==> flow/design.v <==
`timescale 1ns / 1ps
module uart_tx(clk,clk_x,rst,data_in,send,trans_done,txd);
input clk;
input clk_x;
input rst;
input[7:0] data_in;
input send;
output reg trans_done;
output reg txd;
reg[7:0] data_in_buf;
reg act0,act1;
reg act_down;
parameter
    idle=5'b00000,
    start=5'b00001,
    b0=5'b00011,
    b1=5'b00010,
    b2=5'b00110,
    b3=5'b00111,
    b4=5'b00101,
    b5=5'b00100,
    b6=5'b01100,
    b7=5'b01101,
    check=5'b01111,
    stop=5'b01110;
reg[4:0] present_state;
always@(posedge clk)
begin
    if(rst)
    begin
        act0 <= 1'b0;
        act1 <= 1'b0;
        act_down <= 1'b0;
        present_state <= idle;
        txd <= 1;
        trans_done <= 1'b0;
        data_in_buf <= 8'd0;
    end
    else if (clk_x) begin
     act0<=send;
     act1<=act0;
     act_down<=act0&~act1;
     case(present_state)
        idle: begin
                txd<=1;
                data_in_buf<=data_in;
                if(act_down==1)
                begin
                    present_state <= start;
                end
                else
                    present_state <= idle;
             end
             start: begin
                txd <= 'd0;
                present_state <= b0;
             end
             b0: begin
                txd <= data_in_buf[0];
                present_state<=b1;
             end
             b1: begin
                txd<=data_in_buf[1];
                present_state<=b2;
             end
             b2: begin
                txd<=data_in_buf[2];
                present_state<=b3;
             end
             b3: begin
                txd<=data_in_buf[3];
                present_state<=b4;
             end
             b4: begin
                txd<=data_in_buf[4];
                present_state<=b5;
             end
             b5: begin
                txd<=data_in_buf[5];
                present_state<=b6;
             end
             b6: begin
                txd<=data_in_buf[6];
                present_state<=b7;
             end
             b7: begin
                txd<=data_in_buf[7];
                present_state<=check;
             end
             check: begin
                txd<=data_in_buf[7]^data_in_buf[6]^data_in_buf[5]^data_in_buf[4]^data_in_buf[3]^data_in_buf[2]^data_in_buf[1]^data_in_buf[0];
                present_state<=stop;
             end
             stop: begin
                txd<='d1;
                trans_done <= 1;
                present_state<=idle;
             end
             default: present_state<=present_state;
        endcase
    end
end
endmodule
`timescale 1ns / 1ps
module uart_rx(clk,clk_16x,rst,rxd,data_rec,data_ready,data_error);
input clk;
input clk_16x;
input rst;
input rxd;
output reg data_ready;
output reg data_error;
output[7:0] data_rec;
reg[7:0] data_out,data_out1;
wire rxd_buf = ^data_out;
reg[15:0] clk_16x_cnt;
reg rxd1,rxd2;
reg start_flag;
parameter width=8;
parameter idle=1,one=2,two=3,stop=4;
reg[width-1:0] present_state;
reg[width-1:0] next_state;
assign data_rec=data_out1;
always@ (posedge clk)
begin
    if(rst)
        present_state<=idle;
    else if (clk_16x)
        present_state<=next_state;
end
always @(*)
begin
    next_state=idle;
    if(clk_16x_cnt<='d8)
        next_state=idle;
    if(clk_16x_cnt>'d8 && clk_16x_cnt <= 'd136)
        next_state=one;
    if(clk_16x_cnt>'d136 && clk_16x_cnt <= 'd152)
        next_state=two;
    if(clk_16x_cnt>'d152 && clk_16x_cnt <= 'd168)
        next_state=stop;
    if(clk_16x_cnt > 'd168)
        next_state=idle;
end
always@(posedge clk)
begin
    if(rst)
    begin
        rxd1<=1'd1;
        rxd2<=1'd1;
        data_ready<='d0;
        data_error<=1'd0;
        clk_16x_cnt<='d0;
        start_flag<=0;
        data_out<=8'd0;
        data_out1<=8'd0;
    end
    else if (clk_16x) begin
        case(present_state)
        idle: begin
              rxd1<=rxd;
              rxd2<=rxd1;
              if((~rxd1)&&rxd2)
                    start_flag<='d1;
              else if(start_flag==1)
                clk_16x_cnt<=clk_16x_cnt+'d1;
            end
         one: begin
                clk_16x_cnt<=clk_16x_cnt + 'd1;
                if(clk_16x_cnt=='d24)data_out[0]<=rxd;
                else if(clk_16x_cnt=='d40)data_out[1]<=rxd;
                else if(clk_16x_cnt=='d56)data_out[2]<=rxd;
                else if(clk_16x_cnt=='d72)data_out[3]<=rxd;
                else if(clk_16x_cnt=='d88)data_out[4]<=rxd;
                else if(clk_16x_cnt=='d104)data_out[5]<=rxd;
                else if(clk_16x_cnt=='d120)data_out[6]<=rxd;
                else if(clk_16x_cnt=='d136)data_out[7]<=rxd;
            end
         two: begin
                if(clk_16x_cnt=='d152)
                begin
                    if(rxd_buf==rxd) data_error<=1'd0;
                    else data_error<=1'd1;
                end
                clk_16x_cnt <= clk_16x_cnt+'d1;
            end
         stop: begin
                if(clk_16x_cnt=='d168)
                begin
                    if(1'd1==rxd)
                    begin
                        data_error<=1'd0;
                        data_ready<='d1;
                    end
                    else begin
                        data_error<=1'd1;
                        data_ready<='d0;
                    end
                end
                data_out1<=data_out;
                if(clk_16x_cnt>168)
                begin
                    clk_16x_cnt <= 0;
                    start_flag <= 0;
                end
                else
                    clk_16x_cnt <= clk_16x_cnt + 'd1;
            end
         default: ;
         endcase
    end
end
endmodule
`timescale 1ns / 1ps
module uart_top(
    input clk,
    input rst,
    input[7:0] data_in,
    output[7:0] data_rec,
    input rxd,
    output txd
);
wire clk_ms,clk_20ms,clk_16x,clk_x;
wire data_ready;
wire data_error;
wire send_ready;
reg send;
always @(posedge clk)
    if (rst) send <= 1'b0;
    else if (clk_ms) send <= ~send;
divclk my_divclk(
    .clk(clk),
    .rst(rst),
    .clk_ms(clk_ms),
    .btnclk(clk_20ms),
    .clk_16x(clk_16x),
    .clk_x(clk_x)
);
uart_tx tx(
    .clk(clk),
    .clk_x(clk_x),
    .rst(rst),
    .data_in({1'b1,data_in[6:0]}),
    .send(send),
    .trans_done(send_ready),
    .txd(txd)
    );
uart_rx rx(
    .clk(clk),
    .clk_16x(clk_16x),
    .rst(rst),
    .rxd(rxd),
    .data_rec(data_rec),
    .data_ready(data_ready),
    .data_error(data_error)
);
endmodule
module divclk(clk,rst,clk_ms,btnclk,clk_16x,clk_x);
input clk;
input rst;
output clk_ms,btnclk,clk_16x,clk_x;
reg[31:0] cnt1;
reg[31:0] cnt2;
reg[31:0] cnt3;
reg[31:0] cntclk_cnt;
reg clk_ms_q;
reg btnclk_q;
reg clk_16x_q;
reg clk_x_q;
parameter MS_MAX = 32'd15;
parameter BTN_MAX = 32'd63;
parameter X16_MAX = 32'd0;
parameter X_MAX = 32'd15;
assign clk_ms = (cnt1==MS_MAX) && !clk_ms_q;
assign btnclk = (cntclk_cnt==BTN_MAX) && !btnclk_q;
assign clk_16x = (cnt2==X16_MAX) && !clk_16x_q;
assign clk_x = (cnt3==X_MAX) && !clk_x_q;
always@(posedge clk)
begin
    if (rst) begin
        clk_ms_q<=1'b0;
        cnt1<=0;
    end
    else if(cnt1==MS_MAX)
    begin
        clk_ms_q<=~clk_ms_q;
        cnt1<=0;
    end
    else
        cnt1<=cnt1+1'b1;
end
always@(posedge clk)
begin
    if (rst) begin
        btnclk_q<=1'b0;
        cntclk_cnt<=0;
    end
    else if(cntclk_cnt==BTN_MAX)
    begin
        btnclk_q<=~btnclk_q;
        cntclk_cnt<=0;
    end
    else
        cntclk_cnt<=cntclk_cnt+1'b1;
end
always@(posedge clk)
begin
    if (rst) begin
        clk_16x_q<=1'b0;
        cnt2<=0;
    end
    else if(cnt2==X16_MAX)
    begin
        clk_16x_q<=~clk_16x_q;
        cnt2<='d0;
    end
    else
        cnt2<=cnt2+1'b1;
end
always@(posedge clk)
begin
    if (rst) begin
        clk_x_q<=1'b0;
        cnt3<=0;
    end
    else if(cnt3==X_MAX)
    begin
        clk_x_q<=~clk_x_q;
        cnt3<= 0;
    end
    else
        cnt3<=cnt3+1'b1;
end
endmodule
`timescale 1ns / 1ps
module engine(input [1:0] global_state, input clk, rst, power_on, power_off, manual_power,
              output reg next_power, output reg power_light);
    parameter POFF=1'b0,PON=1'b1;
    reg [1:0] temp_state;
    wire clk_ms,clk_20ms,clk_16x,clk_x;
    divclk my_divclk(
        .clk(clk),
        .rst(rst),
        .clk_ms(clk_ms),
        .btnclk(clk_20ms),
        .clk_16x(clk_16x),
        .clk_x(clk_x)
    );
    reg power1;
    reg [9:0] cnt;
    always @(posedge clk) begin
        if (rst) begin
          temp_state <= 2'b00;
          cnt <= 10'b0;
          power1 <= 1'b0;
        end
        else if (clk_ms) begin
          if (power_on == 1'b1 && power1 == 1'b0) begin
            cnt <= cnt + 10'b1;
            if (cnt == 10'd1000) begin
                cnt <= 10'b0;
                power1 <= 1'b1;
            end
          end
          if (power1 == 1'b1 && power_off == 1'b1) begin
            cnt <= 10'b0;
            power1 <= 1'b0;
          end
          if (global_state == 2'b00 && power_on != 1'b1 && manual_power == POFF) begin
            cnt <= 10'b0;
            power1 <= 1'b0;
          end
          if (temp_state != global_state) begin
            temp_state <= global_state;
            cnt <= 10'b0;
            power1 <= 1'b0;
          end
        end
    end
    always @(*) begin
        next_power = power1;
        power_light = next_power;
    end
endmodule
`timescale 1ns / 1ps
module milecounter(input clk, input rst, input moving, input activate,
output reg [7:0] seg1, output reg [7:0] seg2, output reg [7:0] an);
    reg[18:0] divclk_cnt;
    reg divclk;
    reg[29:0] cntclk_cnt;
    reg cntclk;
    reg[3:0] disp_dat;
    reg[2:0] disp_bit;
    reg[23:0] count;
    reg[3:0] res1;
    reg[3:0] res2;
    reg[3:0] res3;
    reg[3:0] res4;
    reg[3:0] res5;
    reg[3:0] res6;
    reg[3:0] res7;
    reg[23:0] count_n;
    reg[3:0] r1, r2, r3, r4, r5, r6, r7;
    reg[3:0] disp_dat_n;
    reg[2:0] disp_bit_n;
    reg[7:0] an_n;
    reg[7:0] seg_n;
    integer i;
    parameter maxcnt = 19'd7;
    parameter maxcount = 24'd9999999;
    parameter maxclk = 30'd0;
    wire div_en = (divclk_cnt == maxcnt) && !divclk;
    wire cnt_en = (cntclk_cnt == maxclk) && !cntclk;
    always @(posedge clk) begin
        if (rst) begin
            divclk_cnt <= 0;
            divclk <= 1'b0;
            cntclk_cnt <= 0;
            cntclk <= 1'b0;
        end
        else begin
            if (divclk_cnt == maxcnt) begin
                divclk <= ~divclk;
                divclk_cnt <= 0;
            end
            else divclk_cnt <= divclk_cnt + 1'b1;
            if (cntclk_cnt == maxclk) begin
                cntclk <= ~cntclk;
                cntclk_cnt <= 0;
            end
            else cntclk_cnt <= cntclk_cnt + 1'b1;
        end
    end
    always @(*) begin
        disp_bit_n = (disp_bit >= 7) ? 1'b0 : disp_bit + 1'b1;
        case (disp_bit_n)
            3'b000: begin
                disp_dat_n = (activate==1'b0)? 4'hf:res1;
                an_n = 8'b00000001;
            end
            3'b001: begin
                disp_dat_n = (activate==1'b0)? 4'hf:res2;
                an_n = 8'b00000010;
            end
            3'b010: begin
                disp_dat_n = (activate==1'b0)? 4'hf:res3;
                an_n = 8'b00000100;
            end
            3'b011: begin
                disp_dat_n = (activate==1'b0)? 4'hf:res4;
                an_n = 8'b00001000;
            end
            3'b100: begin
                disp_dat_n = (activate==1'b0)? 4'hf:res5;
                an_n = 8'b00010000;
            end
            3'b101: begin
                disp_dat_n = (activate==1'b0)? 4'hf:res6;
                an_n = 8'b00100000;
            end
            3'b110: begin
                disp_dat_n = (activate==1'b0)? 4'hf:res7;
                an_n = 8'b01000000;
            end
            3'b111: begin
                disp_dat_n = 0;
                an_n = 8'b10000000;
            end
            default: begin
                disp_dat_n = 0;
                an_n = 8'b00000000;
            end
        endcase
        case (disp_dat_n)
            4'h0 : seg_n = 8'hfc;
            4'h1 : seg_n = 8'h60;
            4'h2 : seg_n = 8'hda;
            4'h3 : seg_n = 8'hf2;
            4'h4 : seg_n = 8'h66;
            4'h5 : seg_n = 8'hb6;
            4'h6 : seg_n = 8'hbe;
            4'h7 : seg_n = 8'he0;
            4'h8 : seg_n = 8'hfe;
            4'h9 : seg_n = 8'hf6;
            4'ha : seg_n = 8'hee;
            4'hb : seg_n = 8'h3e;
            4'hc : seg_n = 8'h9c;
            4'hd : seg_n = 8'h7a;
            4'he : seg_n = 8'h9e;
            default : seg_n = 8'h8e;
        endcase
    end
    always @(posedge clk) begin
        if (rst) begin
            disp_bit <= 3'd0;
            disp_dat <= 4'd0;
            an <= 8'b00000001;
            seg1 <= 8'd0;
            seg2 <= 8'd0;
        end
        else if (div_en) begin
            disp_bit <= disp_bit_n;
            disp_dat <= disp_dat_n;
            an <= an_n;
            if (an_n > 8'b00001000) seg1 <= seg_n;
            else seg2 <= seg_n;
        end
    end
    always @(*) begin
        if(activate==1'b0)
            count_n = 0;
        else
            count_n = (moving == 1'b1) ? ((count == maxcount) ? 24'd0 : count + 24'd1) : count;
        r1 = 0;
        r2 = 0;
        r3 = 0;
        r4 = 0;
        r5 = 0;
        r6 = 0;
        r7 = 0;
        for (i = 23; i >= 0; i = i - 1) begin
            if (r1 >= 4'd5) r1 = r1 + 4'd3;
            if (r2 >= 4'd5) r2 = r2 + 4'd3;
            if (r3 >= 4'd5) r3 = r3 + 4'd3;
            if (r4 >= 4'd5) r4 = r4 + 4'd3;
            if (r5 >= 4'd5) r5 = r5 + 4'd3;
            if (r6 >= 4'd5) r6 = r6 + 4'd3;
            if (r7 >= 4'd5) r7 = r7 + 4'd3;
            r7 = {r7[2:0], r6[3]};
            r6 = {r6[2:0], r5[3]};
            r5 = {r5[2:0], r4[3]};
            r4 = {r4[2:0], r3[3]};
            r3 = {r3[2:0], r2[3]};
            r2 = {r2[2:0], r1[3]};
            r1 = {r1[2:0], count_n[i]};
        end
    end
    always @(posedge clk) begin
        if (rst) begin
            count <= 24'd0;
            res1 <= 4'd0;
            res2 <= 4'd0;
            res3 <= 4'd0;
            res4 <= 4'd0;
            res5 <= 4'd0;
            res6 <= 4'd0;
            res7 <= 4'd0;
        end
        else if (cnt_en) begin
            count <= count_n;
            res1 <= r1;
            res2 <= r2;
            res3 <= r3;
            res4 <= r4;
            res5 <= r5;
            res6 <= r6;
            res7 <= r7;
        end
    end
endmodule
`timescale 1ns / 1ps
module manual(input clk, input rst, input power, input[1:0] global_state, input[1:0] state, 
input[3:0] moving_state, input clutch,brake,throttle,rgs,left,right,
output reg [1:0] next_state, output reg [3:0] next_moving_state, 
output reg manual_power, output reg turn_left_light, output reg turn_right_light,
output [7:0] seg1, output [7:0] seg2, output [7:0] an);
    parameter POFF=1'b0,PON=1'b1;
    parameter NSTART=2'b00,START=2'b01,MOVING=2'b10;
    parameter NON_MOVING=4'b0000,MOVE_FORWARD=4'b0001,MOVE_BACK=4'b0010,
    TURN_RIGHT=4'b1000,TURN_LEFT=4'b0100;
    reg activate;
    reg moving;
    milecounter mc(.clk(clk), .rst(rst), .moving(moving), .activate(activate),
    .seg1(seg1), .seg2(seg2), .an(an));
    always @(*) begin
      if (power == 1'b1 && global_state == 2'b00) activate = 1'b1;
      else activate = 1'b0;
    end
    always @(*) begin
      if (moving_state == MOVE_FORWARD || moving_state == MOVE_BACK) moving = 1'b1;
      else moving = 1'b0;
    end
    always @(*) begin
    turn_left_light = 1'b0;
    turn_right_light = 1'b0;
    next_state = NSTART;
    next_moving_state = NON_MOVING;
    manual_power = power;
    if (power == PON && global_state == 2'b00) begin
      case(state)
      NSTART:begin
        turn_left_light = 1'b1;
        turn_right_light = 1'b1;
      if (brake) begin 
        next_state = NSTART;
        manual_power = PON; 
      end
      else if(throttle&&~clutch) begin 
        next_state = NSTART;
        manual_power = POFF; 
      end
      else if(throttle&&clutch&&~brake&&~rgs) begin 
        next_state = START;
        manual_power = PON; 
      end
      else begin 
        next_state = state;
        manual_power = power; 
      end
      next_moving_state = NON_MOVING;
      end
      START:begin
      turn_left_light = 1'b0;
      turn_right_light = 1'b0;
      manual_power = PON;
      if (brake) begin 
        next_state = NSTART;
        next_moving_state = NON_MOVING; 
      end
      else if (~clutch&&throttle) begin 
        next_state = MOVING;
        if (rgs) next_moving_state = MOVE_BACK;
        else next_moving_state = MOVE_FORWARD; 
      end
      else if (~throttle) begin
        next_state = state;
        next_moving_state = NON_MOVING;
        manual_power = power;
      end
      else begin 
        next_state = state;
        next_moving_state = moving_state;
        manual_power = power; 
      end
      if (next_state != NSTART && next_moving_state != NON_MOVING && next_moving_state != MOVE_BACK) begin
        if(~left&&~right) begin 
          if (next_state == MOVING) next_moving_state = MOVE_FORWARD;
          turn_left_light = 1'b0;
          turn_right_light = 1'b0;
        end 
        else if (~left&&right) begin
          if (next_state == MOVING) next_moving_state = TURN_RIGHT;
          turn_left_light = 1'b0;
          turn_right_light = 1'b1;
        end
        else if (left&&~right) begin
          if (next_state == MOVING) next_moving_state = TURN_LEFT;
          turn_right_light = 1'b0;
          turn_left_light = 1'b1;
        end
        else begin
          if (next_state == MOVING) next_moving_state = MOVE_FORWARD;
          turn_left_light = 1'b1;
          turn_right_light = 1'b1;
        end
      end
      end
      MOVING:begin
      if (rgs&&~clutch) begin
        manual_power = POFF;
        next_state = NSTART;
        next_moving_state = NON_MOVING;
      end
      else if (brake) begin
        manual_power = PON;
        next_state = NSTART;
        next_moving_state = NON_MOVING;
      end
      else if (~throttle) begin
        manual_power = PON;
        next_state = START;
        next_moving_state = NON_MOVING;
      end
      else if (rgs&&clutch) begin
        manual_power = PON;
        next_state = MOVING;
        next_moving_state = MOVE_BACK;
      end
      else if (~rgs) begin
        manual_power = PON;
        next_state = MOVING;
        next_moving_state = MOVE_FORWARD;
      end
      else begin
        manual_power = PON;
        next_state = state;
        next_moving_state = moving_state;
      end
      if (next_state != NSTART && next_moving_state != NON_MOVING && next_moving_state != MOVE_BACK) begin
        if(~left&&~right) begin 
          if (next_state == MOVING) next_moving_state = MOVE_FORWARD;
          turn_left_light = 1'b0;
          turn_right_light = 1'b0;
        end 
        else if (~left&&right) begin
          if (next_state == MOVING) next_moving_state = TURN_RIGHT;
          turn_left_light = 1'b0;
          turn_right_light = 1'b1;
        end
        else if (left&&~right) begin
          if (next_state == MOVING) next_moving_state = TURN_LEFT;
          turn_right_light = 1'b0;
          turn_left_light = 1'b1;
        end
        else begin
          if (next_state == MOVING) next_moving_state = MOVE_FORWARD;
          turn_left_light = 1'b1;
          turn_right_light = 1'b1;
        end
      end
      end
      endcase
    end
    else begin
      turn_left_light = 1'b0;
      turn_right_light = 1'b0; 
      next_state = NSTART;
      next_moving_state = NON_MOVING;
    end
    end
endmodule
`timescale 1ns / 1ps
module semiauto(input power, input [1:0] global_state, input [3:0] detector, 
input[1:0] state, input[3:0] moving_state, input rst, input sys_clk, 
input left, input right, input straight, input back, 
output reg [1:0] next_state, output reg [3:0] next_moving_state);
  parameter s1=2'b01, s2=2'b00, s3=2'b10, s4=2'b11;
  parameter MOVE_FORWARD=4'b0001, STOP=4'b0000, TURN_LEFT=4'b0100, TURN_RIGHT=4'b1000;
  reg crossroad;
  reg around;
  reg [15:0] turn_cnt;
  reg [10:0] cool_cnt;
  reg [3:0] traffic;
  wire clk_ms,clk_20ms,clk_16x,clk_x;
  divclk myclk(sys_clk,rst,clk_ms,clk_20ms,clk_16x,clk_x);
  always @(posedge sys_clk) begin
    if (rst == 1'b1) begin
      turn_cnt <= 11'b0;
    end
    else if (clk_20ms) begin
      if (state == s3) turn_cnt <= turn_cnt + 11'b1;
      else turn_cnt <= 11'b0;
    end
  end
  always @(posedge sys_clk) begin
    if (rst == 1'b1) begin
      cool_cnt <= 11'b0;
    end
    else if (clk_20ms) begin
      if (state == s4) cool_cnt <= cool_cnt + 11'b1;
      else cool_cnt <= 11'b0;
    end
  end
  always @(posedge sys_clk) begin
    if (rst) crossroad <= 1'b1;
    else if (detector[0] || ~detector[1] || ~detector[2]) crossroad <= 1'b1;
    else crossroad <= 1'b0;
  end
  always @(*) begin
    if (straight) begin
      traffic = MOVE_FORWARD;
      around = 1'b0;
    end
    else if (back) begin
      traffic = TURN_LEFT;
      around = 1'b1;
    end
    else if (left && ~right) begin
      traffic = TURN_LEFT;
      around = 1'b0;
    end 
    else if (~left && right) begin
      traffic = TURN_RIGHT;
      around = 1'b0;
    end 
    else begin
      traffic = STOP;
      around = 1'b0;
    end 
  end
  always @(*) begin
    if (power == 1'b1 && global_state == 2'b10) begin
      case (state)
        s1:begin
          case (crossroad)
            1'b0: begin
              next_state = s1;
              next_moving_state = MOVE_FORWARD;
            end
            1'b1: begin
              next_state = s2;
              next_moving_state = STOP;
            end
            default: begin
              next_state = s1;
              next_moving_state = MOVE_FORWARD;
            end
          endcase
        end 
        s2:begin
          case (traffic)
            STOP: begin
              next_state = s2;
              next_moving_state = STOP;
            end 
            MOVE_FORWARD: begin
              next_state = s4;
              next_moving_state = MOVE_FORWARD;
            end
            TURN_LEFT: begin
              next_state = s3;
              next_moving_state = TURN_LEFT;
            end
            TURN_RIGHT: begin
              next_state = s3;
              next_moving_state = TURN_RIGHT;
            end
            default: begin
              next_state = s2;
              next_moving_state = STOP;
            end
          endcase
        end
        s3:begin
          case (around)
            1'b1: begin
              if (turn_cnt >= 16'd200) begin
                next_state = s4;
                next_moving_state = MOVE_FORWARD;
              end
              else begin
                next_state = s3;
                if (moving_state == TURN_LEFT) next_moving_state = TURN_LEFT;
                else next_moving_state = TURN_RIGHT;
              end
            end
            1'b0: begin
              if (turn_cnt >= 16'd100) begin
                next_state = s4;
                next_moving_state = MOVE_FORWARD;
              end
              else begin
                next_state = s3;
                if (moving_state == TURN_LEFT) next_moving_state = TURN_LEFT;
                else next_moving_state = TURN_RIGHT;
              end
            end
            default: begin
              next_state = s3;
              if (moving_state == TURN_LEFT) next_moving_state = TURN_LEFT;
              else next_moving_state = TURN_RIGHT;
            end
          endcase
        end
        s4:begin
          if (cool_cnt >= 11'd50) begin
            next_state = s1;
            next_moving_state = MOVE_FORWARD;
          end
          else begin
            next_state = s4;
            next_moving_state = MOVE_FORWARD;
          end
        end
      endcase
    end
    else begin
      next_state = s2;
      next_moving_state = STOP;
    end
  end
endmodule
`timescale 1ns / 1ps
module auto(input sys_clk, rst, power,
global_state, input[1:0] state, input[3:0] moving_state, input[3:0] detector,
output pl_beacon_sig, output de_beacon_sig,
output reg[1:0] next_state, output reg[3:0] next_moving_state);
    parameter MOVING=2'b01, WAITING=2'b00, TURNING=2'b10, COOLING=2'b11;
    parameter MOVE_FORWARD=4'b0001, STOP=4'b0000, TURN_LEFT=4'b0100, TURN_RIGHT=4'b1000;
    assign pl_beacon_sig = 1'b0;
    assign de_beacon_sig = 1'b0;
    reg crossroad;
    reg [3:0] nms;
    reg [10:0] turn_cnt;
    reg [10:0] cool_cnt;
    reg [10:0] wait_cnt;
    wire clk_ms,clk_20ms,clk_16x,clk_x;
    divclk myclk(sys_clk,rst,clk_ms,clk_20ms,clk_16x,clk_x);
    always @(*) begin
        if (power == 1'b1 && global_state == 2'b01) begin
            case (state)
                MOVING: begin
                  case (crossroad)
                    1'b0: begin
                      next_state = MOVING;
                      next_moving_state = MOVE_FORWARD;
                    end
                    1'b1: begin
                      next_state = WAITING;
                      next_moving_state = STOP;
                    end
                  endcase
                end
                WAITING: begin
                  if (wait_cnt >= 11'd100) begin
                    case (nms)
                        MOVE_FORWARD: begin
                            next_state = COOLING;
                            next_moving_state = MOVE_FORWARD;
                        end
                        TURN_LEFT: begin
                            next_state = TURNING;
                            next_moving_state = TURN_LEFT;
                        end
                        TURN_RIGHT: begin
                            next_state = TURNING;
                            next_moving_state = TURN_RIGHT;
                        end
                        default: begin
                            next_state = WAITING;
                            next_moving_state = STOP;
                        end
                    endcase
                  end
                  else begin
                    next_state = WAITING;
                    next_moving_state = STOP;
                  end       
                end 
                TURNING: begin
                    if (turn_cnt >= 11'd100) begin
                        next_state = COOLING;
                        next_moving_state = MOVE_FORWARD;
                    end
                    else begin
                        next_state = TURNING;
                        if (moving_state == TURN_LEFT) next_moving_state = TURN_LEFT;
                        else next_moving_state = TURN_RIGHT;
                    end
                end
                COOLING: begin
                    if (cool_cnt >= 11'd50) begin
                        next_state = MOVING;
                        next_moving_state = MOVE_FORWARD;
                    end
                    else begin
                        next_state = COOLING;
                        next_moving_state = MOVE_FORWARD;
                    end
                end
            endcase
        end
        else begin
          next_state = WAITING;
          next_moving_state = STOP;
        end
    end
    always @(posedge sys_clk) begin
         if (rst) nms <= STOP;
         else case (detector)  
            4'b0001: nms <= TURN_LEFT;
            4'b0010: nms <= TURN_LEFT;
            4'b0011: nms <= TURN_LEFT;
            4'b1010: nms <= TURN_LEFT;
            4'b1011: nms <= TURN_LEFT;
            4'b0000: nms <= TURN_RIGHT;
            4'b0100: nms <= TURN_RIGHT;
            4'b0101: nms <= TURN_RIGHT;
            4'b1000: nms <= TURN_RIGHT;
            4'b1001: nms <= TURN_RIGHT;
            4'b1100: nms <= TURN_RIGHT;
            4'b1101: nms <= TURN_RIGHT;
            4'b0110: nms <= MOVE_FORWARD;
            4'b0111: nms <= MOVE_FORWARD;
            4'b1110: nms <= MOVE_FORWARD;
            4'b1111: nms <= MOVE_FORWARD;
         endcase
    end
    always @(posedge sys_clk) begin
        if (rst) crossroad <= 1'b1;
        else if (detector[0] || ~detector[1] || ~detector[2]) crossroad <= 1'b1;
        else crossroad <= 1'b0;
    end
    always @(posedge sys_clk) begin
        if (rst == 1'b1) begin
            wait_cnt <= 11'b0;
        end
        else if (clk_20ms) begin
            if (state == WAITING) wait_cnt <= wait_cnt + 11'b1;
            else wait_cnt <= 11'b0;
        end
    end
    always @(posedge sys_clk) begin
        if (rst == 1'b1) begin
            turn_cnt <= 11'b0;
        end
        else if (clk_20ms) begin
            if (state == TURNING) turn_cnt <= turn_cnt + 11'b1;
            else turn_cnt <= 11'b0;
        end
    end
    always @(posedge sys_clk) begin
        if (rst == 1'b1) begin
            cool_cnt <= 11'b0;
        end
        else if (clk_20ms) begin
            if (state == COOLING) cool_cnt <= cool_cnt + 11'b1;
            else cool_cnt <= 11'b0;
        end
    end
endmodule
`timescale 1ns / 1ps
module SimulatedDevice(
    input[1:0] global_state,
    input sys_clk,
    input rx,
    output tx,
    input turn_left_signal,
    input turn_right_signal,
    input move_forward_signal,
    input move_backward_signal,
    input place_barrier_signal,
    input destroy_barrier_signal,
    input rst,
    input clutch,
    input throttle,
    input brake,
    input power_on,
    input power_off,
    output front_detector,
    output back_detector,
    output left_detector,
    output right_detector,
    output move_backward_light,
    output move_forward_light,
    output turn_left_light,
    output turn_right_light,
    output power_light,
    output reg [2:0] state_light,
    output reg [3:0] moving_light,
    output [7:0] seg1,
    output [7:0] seg2,
    output [7:0] an
    );
    wire power;
    reg [1:0] state;
    reg [3:0] moving_state;
    wire manual_power;
    wire [1:0] next_state1;
    wire [1:0] next_state2;
    wire [1:0] next_state3;
    wire [3:0] next_moving_state1;
    wire [3:0] next_moving_state2;
    wire [3:0] next_moving_state3;
    wire pl_beacon_sig, de_beacon_sig;
    wire next_power;
    engine en(.global_state(global_state), .clk(sys_clk), .rst(rst), .power_on(power_on), .power_off(power_off), 
    .manual_power(manual_power), .next_power(next_power), .power_light(power_light));
    manual ma(.clk(sys_clk), .rst(rst), .power(power), .global_state(global_state), .state(state), .moving_state(moving_state), .clutch(clutch), 
    .brake(brake), .throttle(throttle), .rgs(move_backward_signal), .left(turn_left_signal), 
    .right(turn_right_signal), .next_state(next_state1), .next_moving_state(next_moving_state1),
    .manual_power(manual_power), .turn_left_light(turn_left_light), .turn_right_light(turn_right_light),
    .seg1(seg1), .seg2(seg2), .an(an));
    semiauto sa(.power(power), .global_state(global_state),
    .detector({front_detector, left_detector, right_detector, back_detector}),
    .state(state), .moving_state(moving_state), .rst(rst), .sys_clk(sys_clk), 
    .left(turn_left_signal), .right(turn_right_signal), .straight(move_forward_signal), 
    .back(move_backward_signal), .next_state(next_state2), .next_moving_state(next_moving_state2));
    auto au(.sys_clk(sys_clk), .rst(rst), .power(power), .global_state(global_state), 
    .state(state), .moving_state(moving_state),
    .detector({front_detector, left_detector, right_detector, back_detector}),
    .pl_beacon_sig(pl_beacon_sig), .de_beacon_sig(de_beacon_sig), 
    .next_state(next_state3), .next_moving_state(next_moving_state3));
    assign power = next_power;
    assign move_backward_light = 1'b0;
    assign move_forward_light = 1'b0;
    always @(*) begin
      if (power == 1'b1) begin
        if (global_state == 2'b00) begin
            if (state == 2'b00) state_light = 3'b001;
            else if (state == 2'b01) state_light = 3'b010;
            else state_light = 3'b100;
        end
        else begin
          case (state)
            2'b00: state_light = 3'b001;
            2'b01: state_light = 3'b010;
            2'b10: state_light = 3'b100;
            2'b11: state_light = 3'b111; 
          endcase
        end
        moving_light = moving_state;
      end 
      else begin
        state_light = 3'b000;
        moving_light = moving_state;
      end
    end
    always @(posedge sys_clk) begin
        if (rst == 1'b1) begin
          state <= 2'b00;
          moving_state <= 4'b0000;
        end
        else begin
          case (global_state)
            2'b00:begin
                state <= next_state1;
                moving_state <= next_moving_state1;
            end
            2'b10:begin
                state <= next_state2;
                moving_state <= next_moving_state2;
            end
            2'b01:begin
                state <= next_state3;
                moving_state <= next_moving_state3;
            end
            default: ;
          endcase
        end
    end
    wire [7:0] in = {2'b10, 2'b00, moving_state};
    wire [7:0] rec;
    assign front_detector = rec[0];
    assign left_detector = rec[1];
    assign right_detector = rec[2];
    assign back_detector = rec[3];
    uart_top md(.clk(sys_clk), .rst(rst), .data_in(in), .data_rec(rec), .rxd(rx), .txd(tx));
endmodule
# [Step by step through the tools: SimulatedDevice]
# The steps from the RTL of SimulatedDevice to its reports follow in flow order.
# Lines are those of the file above, counted from 1.
# Library cell names are shortened.
# A cell with - has no value.
[design] design="SimulatedDevice" clock_port="sys_clk" library="sky130hd" corner="tt_025C_1v80"

# [Word level]
# Counts by Yosys on the flattened word-level netlist (proc, flatten, opt, wreduce; memories kept). Register bits leave out memories and registers merged into their read ports (data or address). Print and check cells are left out.
# Yosys's memory passes give these memory sizes; they may raise the number of words (mostly to a power of two), join words into wider ones and drop unused or constant bits.
[classes] add_sub_neg=157 compare=155 n_eq=58 mux=291 bitwise=32 reduce_and_logical=90
[op_table] cell="2-to-1 mux 4 bit" n=162
[op_table] cell="greater-or-equal comparator 4 x 3 -> 1 bit (second input constant)" n=133
[op_table] cell="adder 4 x 2 -> 4 bit (second input constant)" n=117
[op_table] cell="adder 32 x 1 -> 32 bit (second input constant)" n=6
[op_table] cell="== test 32 x 4 -> 1 bit (second input constant)" n=3
[op_table] cell="2-to-1 mux 3 bit" n=28
[op_table] cell="2-to-1 mux 24 bit" n=3
[op_table] cell="== test 32 x 6 -> 1 bit (second input constant)" n=2
[op_table] cell="parallel mux 8 bit (select 8 bit)" n=1
[op_table] cell="2-to-1 mux 16 bit" n=4
[op_table] cell="parallel mux 5 bit (select 12 bit)" n=1
[op_table] cell="2-to-1 mux 10 bit" n=5
[op_table] cell="greater-than comparator 16 x 8 -> 1 bit (second input constant)" n=3
[op_table] cell="<= comparator 16 x 8 -> 1 bit (second input constant)" n=3
[op_table] cell="adder 3 x 2 -> 3 bit (second input constant)" n=16
[op_table] cell="parallel mux 16 bit (select 3 bit)" n=1
[op_table] cell="adder 11 x 1 -> 11 bit (second input constant)" n=4
[op_table] cell="2-to-1 mux 2 bit" n=22
[op_table] cell="2-to-1 mux 11 bit" n=4
[op_table] cell="parallel mux 4 bit (select 3 bit)" n=3
[op_table] cell="2-to-1 mux 1 bit" n=34
[op_table] cell="logical AND 1 bit" n=32
[op_table] cell="adder 16 x 1 -> 16 bit (second input constant)" n=2
[op_table] cell="== test 16 x 6 -> 1 bit (second input constant)" n=2
[op_table] cell="logical NOT 32 bit" n=1
[op_table] cell="parallel mux 4 bit (select 8 bit)" n=1
[op_table] cell="parallel mux 4 bit (select 4 bit)" n=2
[op_table] cell="adder 30 x 1 -> 30 bit (second input constant)" n=1
# Other operator kinds: 70; their cells: 187.
[bits] ff_bits=462 mem_bits_ro=160 clocked_rd_ports_x_width=3 n_memories=2 input_bits=16 out_inout_bits=41 elab_cells=842
[memory_table] memory="(name not given)" words=16 width=7 rd=1 write_ports=0 line_no=473 source="case (disp_dat_n)"
[memory_table] memory="(name not given)" words=16 width=3 rd=1 write_ports=0 line_no=959 source="else case (detector)"

# [Depth]
# Yosys ltp: most cells in a row. Word level: on the elaborated netlist, between registers, memories and ports. Mapped: between sequential cells and ports; inverters and the memories' decode and read muxes count.
[logic_depth] depth_word=51 ABC_AREA=0 depth_mapped=112 mapped_depth_nobuf=105

# [Netlist]
# Yosys stat after the flow's synthesis: flattened, memories mapped to cells. It holds for the ABC_AREA given above (unset counts as 0); a run with the other value may have another netlist.
# Totals and module areas in this step are rounded.
[by_type] cell="dfxtp_1" n=465 type_area_um2=9.31E+03
[by_type] cell="nor2_1" n=669 type_area_um2=2.51E+03
[by_type] cell="xor2_1" n=199 type_area_um2=1.74E+03
[by_type] cell="nand2_1" n=399 type_area_um2=1.5E+03
[by_type] cell="a21oi_1" n=272 type_area_um2=1.36E+03
[by_type] cell="ha_1" n=99 type_area_um2=1.24E+03
[by_type] cell="xnor2_1" n=142 type_area_um2=1.24E+03
[by_type] cell="nand3_1" n=223 type_area_um2=1116.07
[by_type] cell="o21ai_0" n=173 type_area_um2=865.83
[by_type] cell="mux2i_1" n=73 type_area_um2=730.701
[by_type] cell="nor3_1" n=143 type_area_um2=715.686
[by_type] cell="and3_1" n=96 type_area_um2=600.576
[by_type] cell="nor4_1" n=88 type_area_um2=550.528
[by_type] cell="clkbuf_1" n=140 type_area_um2=525.504
[by_type] cell="nand4_1" n=84 type_area_um2=525.504
[by_type] cell="inv_1" n=132 type_area_um2=495.475
[by_type] cell="a211oi_1" n=60 type_area_um2=450.432
[by_type] cell="o211ai_1" n=56 type_area_um2=420.403
# Other cell types: 133; their cells: 1025.
[synth_totals] mapped_cells=4538 synth_area_um2=34600 seq_area_um2=9310 ff_cells=465 n_buf=195
# By module: a second synthesis without flattening, with its own total; a netlist apart from the flattened one above.
[unflattened] hier_cells=6686 area_unflattened_um2=52300
# Rows give one instance, submodules left out.
[by_module] mod="divclk" instances=4 cells=741 mod_area_um2=6240 seq_area_um2=2640
[by_module] mod="milecounter" instances=1 cells=2767 mod_area_um2=19200 seq_area_um2=2540
[by_module] mod="uart_rx" instances=1 cells=254 mod_area_um2=2100 seq_area_um2=821
[by_module] mod="auto" instances=1 cells=209 mod_area_um2=1820 seq_area_um2=741
[by_module] mod="semiauto" instances=1 cells=176 mod_area_um2=1500 seq_area_um2=561
[by_module] mod="uart_tx" instances=1 cells=113 mod_area_um2=1030 seq_area_um2=500
[by_module] mod="engine" instances=1 cells=75 mod_area_um2=702 seq_area_um2=260
[by_module] mod="SimulatedDevice" instances=1 cells=53 mod_area_um2=475 seq_area_um2=120
[by_module] mod="manual" instances=1 cells=71 mod_area_um2=444 seq_area_um2=0.0
[by_module] mod="uart_top" instances=1 cells=4 mod_area_um2=36.3 seq_area_um2=20.0

# [Path before layout]
# Source: OpenSTA report_checks on the synthesized netlist (no wires, ideal clock, input and output delay 20% of the period each), path of least setup slack; recovery checks are left aside. Register names are those of the netlist, which keeps one name where synthesis merged equal registers.
[synth_path] path_type="input to register" start="input port global_state[0]" end="register ma.mc.res7[2]" clock_period_ps=25000 in_delay_ps=5000 setup_time_ps=87 t_first_pin_ps=5000 arrival_time_ps=23821 t_required_ps=24913 slack_ps=1092 delay_ps=18908 path_stages=109 path_buffers=6 period_less_setup_slack_ps=23908
# "delay_ps" = arrival - input delay + setup time.
# "path_stages": output pins that drive a net of the path, with the launching flip-flop's if there is one; two outputs of one cell count as two.
# "period_less_setup_slack_ps" = period - worst setup slack (recovery checks aside). The figure is calculated, with input and output delays left at 20% of the set period.
# The rows between start and end are the longest chain of elaborated cells between them; the timing report does not say that the signal goes this way. Where chains are equally long, one stands for them.
# Each line given opens the expression or statement behind the cell; cells for indexed reads and writes are added by Yosys, which also makes memories of some case tables.
[synth_via] path_cell_list="inv_1 > ha_1 > clkbuf_1 > nand2_1 > clkbuf_1 > a31oi_1 > o21a_1 > inv_2 > ha_1 > nor2b_1 > a211o_1 > xnor2_4 > ha_1 > nor2b_1 > nor2_1 > nor2_1 > a211oi_4 > a311o_1 > (+73 left out) > a21o_1 > a41oi_2 > nor2_1 > xnor2_1 > nand2b_1 > ha_1 > a21oi_1 > xnor3_1 > ha_1 > nand2b_1 > nand2_1 > a21oi_1 > a21oi_1 > ha_1 > nand2b_1 > a21boi_1 > nor2_1 > o31ai_1" elab_chain_len=50 cone_cells=343 cone_classes="add/sub: 113; compare: 113; mux: 115; reduce/logical: 2"
[synth_lines] element="from (decl)" line_no=1013 source="input[1:0] global_state,"
[synth_lines] element="logical NOT 2 bit" line_no=575 source="if (power == 1'b1 && global_state == 2'b00) activate = 1'b1;"
[synth_lines] element="logical AND 1 bit" line_no=575
[synth_lines] element="2-to-1 mux 1 bit" line_no=575
[synth_lines] element="2-to-1 mux 24 bit" line_no=509 source="if(activate==1'b0)"
[synth_lines] element="adder 1 x 2 -> 3 bit" line_no=521 source="if (r1 >= 4'd5) r1 = r1 + 4'd3;"
[synth_lines] element="2-to-1 mux 3 bit" line_no=521
[synth_lines] element="greater-or-equal comparator 4 x 3 -> 1 bit" line_no=521
[synth_lines] element="(+36 left out)"
[synth_lines] element="2-to-1 mux 4 bit" line_no=524 source="if (r4 >= 4'd5) r4 = r4 + 4'd3;"
[synth_lines] element="adder 4 x 2 -> 4 bit" line_no=525 source="if (r5 >= 4'd5) r5 = r5 + 4'd3;"
[synth_lines] element="2-to-1 mux 4 bit" line_no=525
[synth_lines] element="adder 4 x 2 -> 4 bit" line_no=526 source="if (r6 >= 4'd5) r6 = r6 + 4'd3;"
[synth_lines] element="2-to-1 mux 4 bit" line_no=526
[synth_lines] element="adder 3 x 2 -> 3 bit" line_no=527 source="if (r7 >= 4'd5) r7 = r7 + 4'd3;"
[synth_lines] element="2-to-1 mux 3 bit" line_no=527
[synth_lines] element="to (assign)" line_no=546 source="res7 <= 4'd0;"
[synth_lines] element="to (assign)" line_no=556 source="res7 <= r7;"
[synth_lines] element="to (decl)" line_no=400 source="reg[3:0] res7;"

# [Path in the finished layout]
# Path of least setup slack in the final report of flow run 1 (OpenROAD, finished layout, wires in). Where an end is a register, its clock arrival counts in the times.
# The report prints the path's times to 10 ps; the period is as set.
[layout_path] path_type="input to register" start="input port global_state[1]" end="register ma.mc.res7[2]" clock_period_ps=16700 in_delay_ps=3340 setup_time_ps=80 t_first_pin_ps=3340 arrival_time_ps=18250 t_required_ps=17200 slack_ps=-1050 path_stages=94 path_buffers=8
# The rows between start and end are the longest chain of elaborated cells between them; the timing report does not say that the signal goes this way. Where chains are equally long, one stands for them.
[layout_via] path_cell_list="buf_8 > inv_12 > ha_4 > nand2_8 > a31o_4 > a21o_4 > ha_4 > nor2b_4 > a211o_4 > xnor2_4 > ha_2 > nor2b_4 > nor2_2 > nor2_2 > a211oi_4 > a311o_1 > o21ai_4 > inv_4 > (+58 left out) > a21o_1 > a41oi_2 > nor2_2 > xnor2_1 > nand2b_1 > ha_2 > a21oi_4 > xnor3_1 > ha_2 > nand2b_4 > nand2_2 > a21oi_2 > a21oi_2 > ha_2 > nand2b_4 > a21boi_4 > nor2_1 > o31ai_1" elab_chain_len=50 cone_cells=343 cone_classes="add/sub: 113; compare: 113; mux: 115; reduce/logical: 2"
[layout_lines] element="from (decl)" line_no=1013 source="input[1:0] global_state,"
[layout_lines] element="logical NOT 2 bit" line_no=575 source="if (power == 1'b1 && global_state == 2'b00) activate = 1'b1;"
[layout_lines] element="logical AND 1 bit" line_no=575
[layout_lines] element="2-to-1 mux 1 bit" line_no=575
[layout_lines] element="2-to-1 mux 24 bit" line_no=509 source="if(activate==1'b0)"
[layout_lines] element="adder 1 x 2 -> 3 bit" line_no=521 source="if (r1 >= 4'd5) r1 = r1 + 4'd3;"
[layout_lines] element="2-to-1 mux 3 bit" line_no=521
[layout_lines] element="greater-or-equal comparator 4 x 3 -> 1 bit" line_no=521
[layout_lines] element="(+36 left out)"
[layout_lines] element="2-to-1 mux 4 bit" line_no=524 source="if (r4 >= 4'd5) r4 = r4 + 4'd3;"
[layout_lines] element="adder 4 x 2 -> 4 bit" line_no=525 source="if (r5 >= 4'd5) r5 = r5 + 4'd3;"
[layout_lines] element="2-to-1 mux 4 bit" line_no=525
[layout_lines] element="adder 4 x 2 -> 4 bit" line_no=526 source="if (r6 >= 4'd5) r6 = r6 + 4'd3;"
[layout_lines] element="2-to-1 mux 4 bit" line_no=526
[layout_lines] element="adder 3 x 2 -> 3 bit" line_no=527 source="if (r7 >= 4'd5) r7 = r7 + 4'd3;"
[layout_lines] element="2-to-1 mux 3 bit" line_no=527
[layout_lines] element="to (assign)" line_no=546 source="res7 <= 4'd0;"
[layout_lines] element="to (assign)" line_no=556 source="res7 <= r7;"
[layout_lines] element="to (decl)" line_no=400 source="reg[3:0] res7;"

# Flow runs of SimulatedDevice

Below are 3 stored runs of the flow (Yosys, OpenROAD; platform sky130hd) on SimulatedDevice, each with its settings and what was measured, unordered. Constraints: input delay and output delay 20% of the set period each, output load 0.01 pF.
"achieved_clock_period_ps" = clock period - worst setup slack. The figure is calculated, with input and output delays left at 20% of the set period.
"worstPathTime_ps" = time allowed to the worst setup path (clock period - input delay - output delay, where it has them) - its slack; a late launch clock adds to it, a late capture clock takes from it.
"total_power_uw" is the tool's figure for a default switching activity; nothing was simulated.
"worstPathTime_ps" is known to 10 ps.
The results are shown rounded.

[flow] flow run 1: files
==> flow/run.sh <==
#!/bin/bash
# the make line also repeats the synthesis and layout settings of config.mk as NAME=value (left out here)
make -C /OpenROAD-flow-scripts/flow DESIGN_CONFIG=/design/flow/config.mk WORK_HOME=/design/flow/orfs CLKGATE_MAP_FILE= finish
==> flow/config.mk <==
export PLATFORM = sky130hd
export DESIGN_NAME = SimulatedDevice
export DESIGN_NICKNAME = SimulatedDevice
export VERILOG_FILES = /design/flow/design.v
export SDC_FILE = /design/flow/constraint.sdc
export NUM_CORES = 4
export LEC_CHECK = 0
export ABC_AREA = 0
export CAP_MARGIN = 25
export CORE_ASPECT_RATIO = 1.33
export CORE_MARGIN = 8
export CORE_UTILIZATION = 28
export CTS_CLUSTER_DIAMETER = 258
export MAX_ROUTING_LAYER = met5
export PLACE_DENSITY = 0.46
export SETUP_SLACK_MARGIN = -1.22
export SLEW_MARGIN = 5
export TNS_END_PERCENT = 25
==> flow/constraint.sdc <==
create_clock -name core_clock -period 16.7 [get_ports {sys_clk}]
set_input_delay 3.3400 -clock core_clock [delete_from_list [all_inputs] [get_ports {sys_clk}]]
set_output_delay 3.3400 -clock core_clock [all_outputs]
set_load 0.01 [all_outputs]

[flow] flow run 1: metrics
[metrics] synth_chip_area_um2 = 34600
[metrics] design_die_area_um2 = 135000
[metrics] layout_utilization_pct = 37.4
[metrics] timing.setup.tns_ps = -19200
[metrics] worstPathTime_ps = 14410
[metrics] path_kind = input to register
[metrics] total_power_uw = 2300
[metrics] hold_ws_ps = 441
[metrics] achieved_clock_period_ps = 17750
[metrics] finalCellArea_um2 = 46100
[metrics] final_setup_ws_ps = -1050

[flow] flow run 2: files
==> flow/run.sh <==
#!/bin/bash
# the make line also repeats the synthesis and layout settings of config.mk as NAME=value (left out here)
make -C /OpenROAD-flow-scripts/flow DESIGN_CONFIG=/design/flow/config.mk WORK_HOME=/design/flow/orfs CLKGATE_MAP_FILE= finish
==> flow/config.mk <==
export PLATFORM = sky130hd
export DESIGN_NAME = SimulatedDevice
export DESIGN_NICKNAME = SimulatedDevice
export VERILOG_FILES = /design/flow/design.v
export SDC_FILE = /design/flow/constraint.sdc
export NUM_CORES = 4
export LEC_CHECK = 0
export ABC_AREA = 0
export CAP_MARGIN = 20
export CELL_PAD_IN_SITES_GLOBAL_PLACEMENT = 1
export CORE_ASPECT_RATIO = 1.57
export CORE_MARGIN = 4
export CORE_UTILIZATION = 50
export CTS_CLUSTER_SIZE = 30
export GPL_ROUTABILITY_DRIVEN = 0
export HOLD_SLACK_MARGIN = 0.11
export SETUP_SLACK_MARGIN = 3.0
export SLEW_MARGIN = 20
export TNS_END_PERCENT = 10
==> flow/constraint.sdc <==
create_clock -name core_clock -period 16.3 [get_ports {sys_clk}]
set_input_delay 3.2600 -clock core_clock [delete_from_list [all_inputs] [get_ports {sys_clk}]]
set_output_delay 3.2600 -clock core_clock [all_outputs]
set_load 0.01 [all_outputs]

[flow] flow run 2: metrics
[metrics] synth_chip_area_um2 = 34600
[metrics] design_die_area_um2 = 73600
[metrics] layout_utilization_pct = 66.7
[metrics] timing.setup.tns_ps = -33600
[metrics] worstPathTime_ps = 14830
[metrics] path_kind = input to register
[metrics] total_power_uw = 2340
[metrics] hold_ws_ps = 435
[metrics] achieved_clock_period_ps = 18090
[metrics] finalCellArea_um2 = 45700
[metrics] final_setup_ws_ps = -1790

[flow] flow run 3: files
==> flow/run.sh <==
#!/bin/bash
# the make line also repeats the synthesis and layout settings of config.mk as NAME=value (left out here)
make -C /OpenROAD-flow-scripts/flow DESIGN_CONFIG=/design/flow/config.mk WORK_HOME=/design/flow/orfs CLKGATE_MAP_FILE= finish
==> flow/config.mk <==
export PLATFORM = sky130hd
export DESIGN_NAME = SimulatedDevice
export DESIGN_NICKNAME = SimulatedDevice
export VERILOG_FILES = /design/flow/design.v
export SDC_FILE = /design/flow/constraint.sdc
export NUM_CORES = 4
export LEC_CHECK = 0
export ABC_AREA = 1
export CAP_MARGIN = 20
export CELL_PAD_IN_SITES_GLOBAL_PLACEMENT = 1
export CORE_ASPECT_RATIO = 1.57
export CORE_MARGIN = 4
export CORE_UTILIZATION = 50
export CTS_CLUSTER_SIZE = 30
export HOLD_SLACK_MARGIN = 0.11
export SETUP_SLACK_MARGIN = 3.0
export SLEW_MARGIN = 20
export TNS_END_PERCENT = 10
==> flow/constraint.sdc <==
create_clock -name core_clock -period 22.6 [get_ports {sys_clk}]
set_input_delay 4.5200 -clock core_clock [delete_from_list [all_inputs] [get_ports {sys_clk}]]
set_output_delay 4.5200 -clock core_clock [all_outputs]
set_load 0.01 [all_outputs]

[flow] flow run 3: metrics
[metrics] synth_chip_area_um2 = 32500
[metrics] design_die_area_um2 = 69200
[metrics] layout_utilization_pct = 55.9
[metrics] timing.setup.tns_ps = 0
[metrics] worstPathTime_ps = 13820
[metrics] path_kind = input to register
[metrics] total_power_uw = 1690
[metrics] hold_ws_ps = 445
[metrics] achieved_clock_period_ps = 18338
[metrics] finalCellArea_um2 = 35800
[metrics] final_setup_ws_ps = 4260
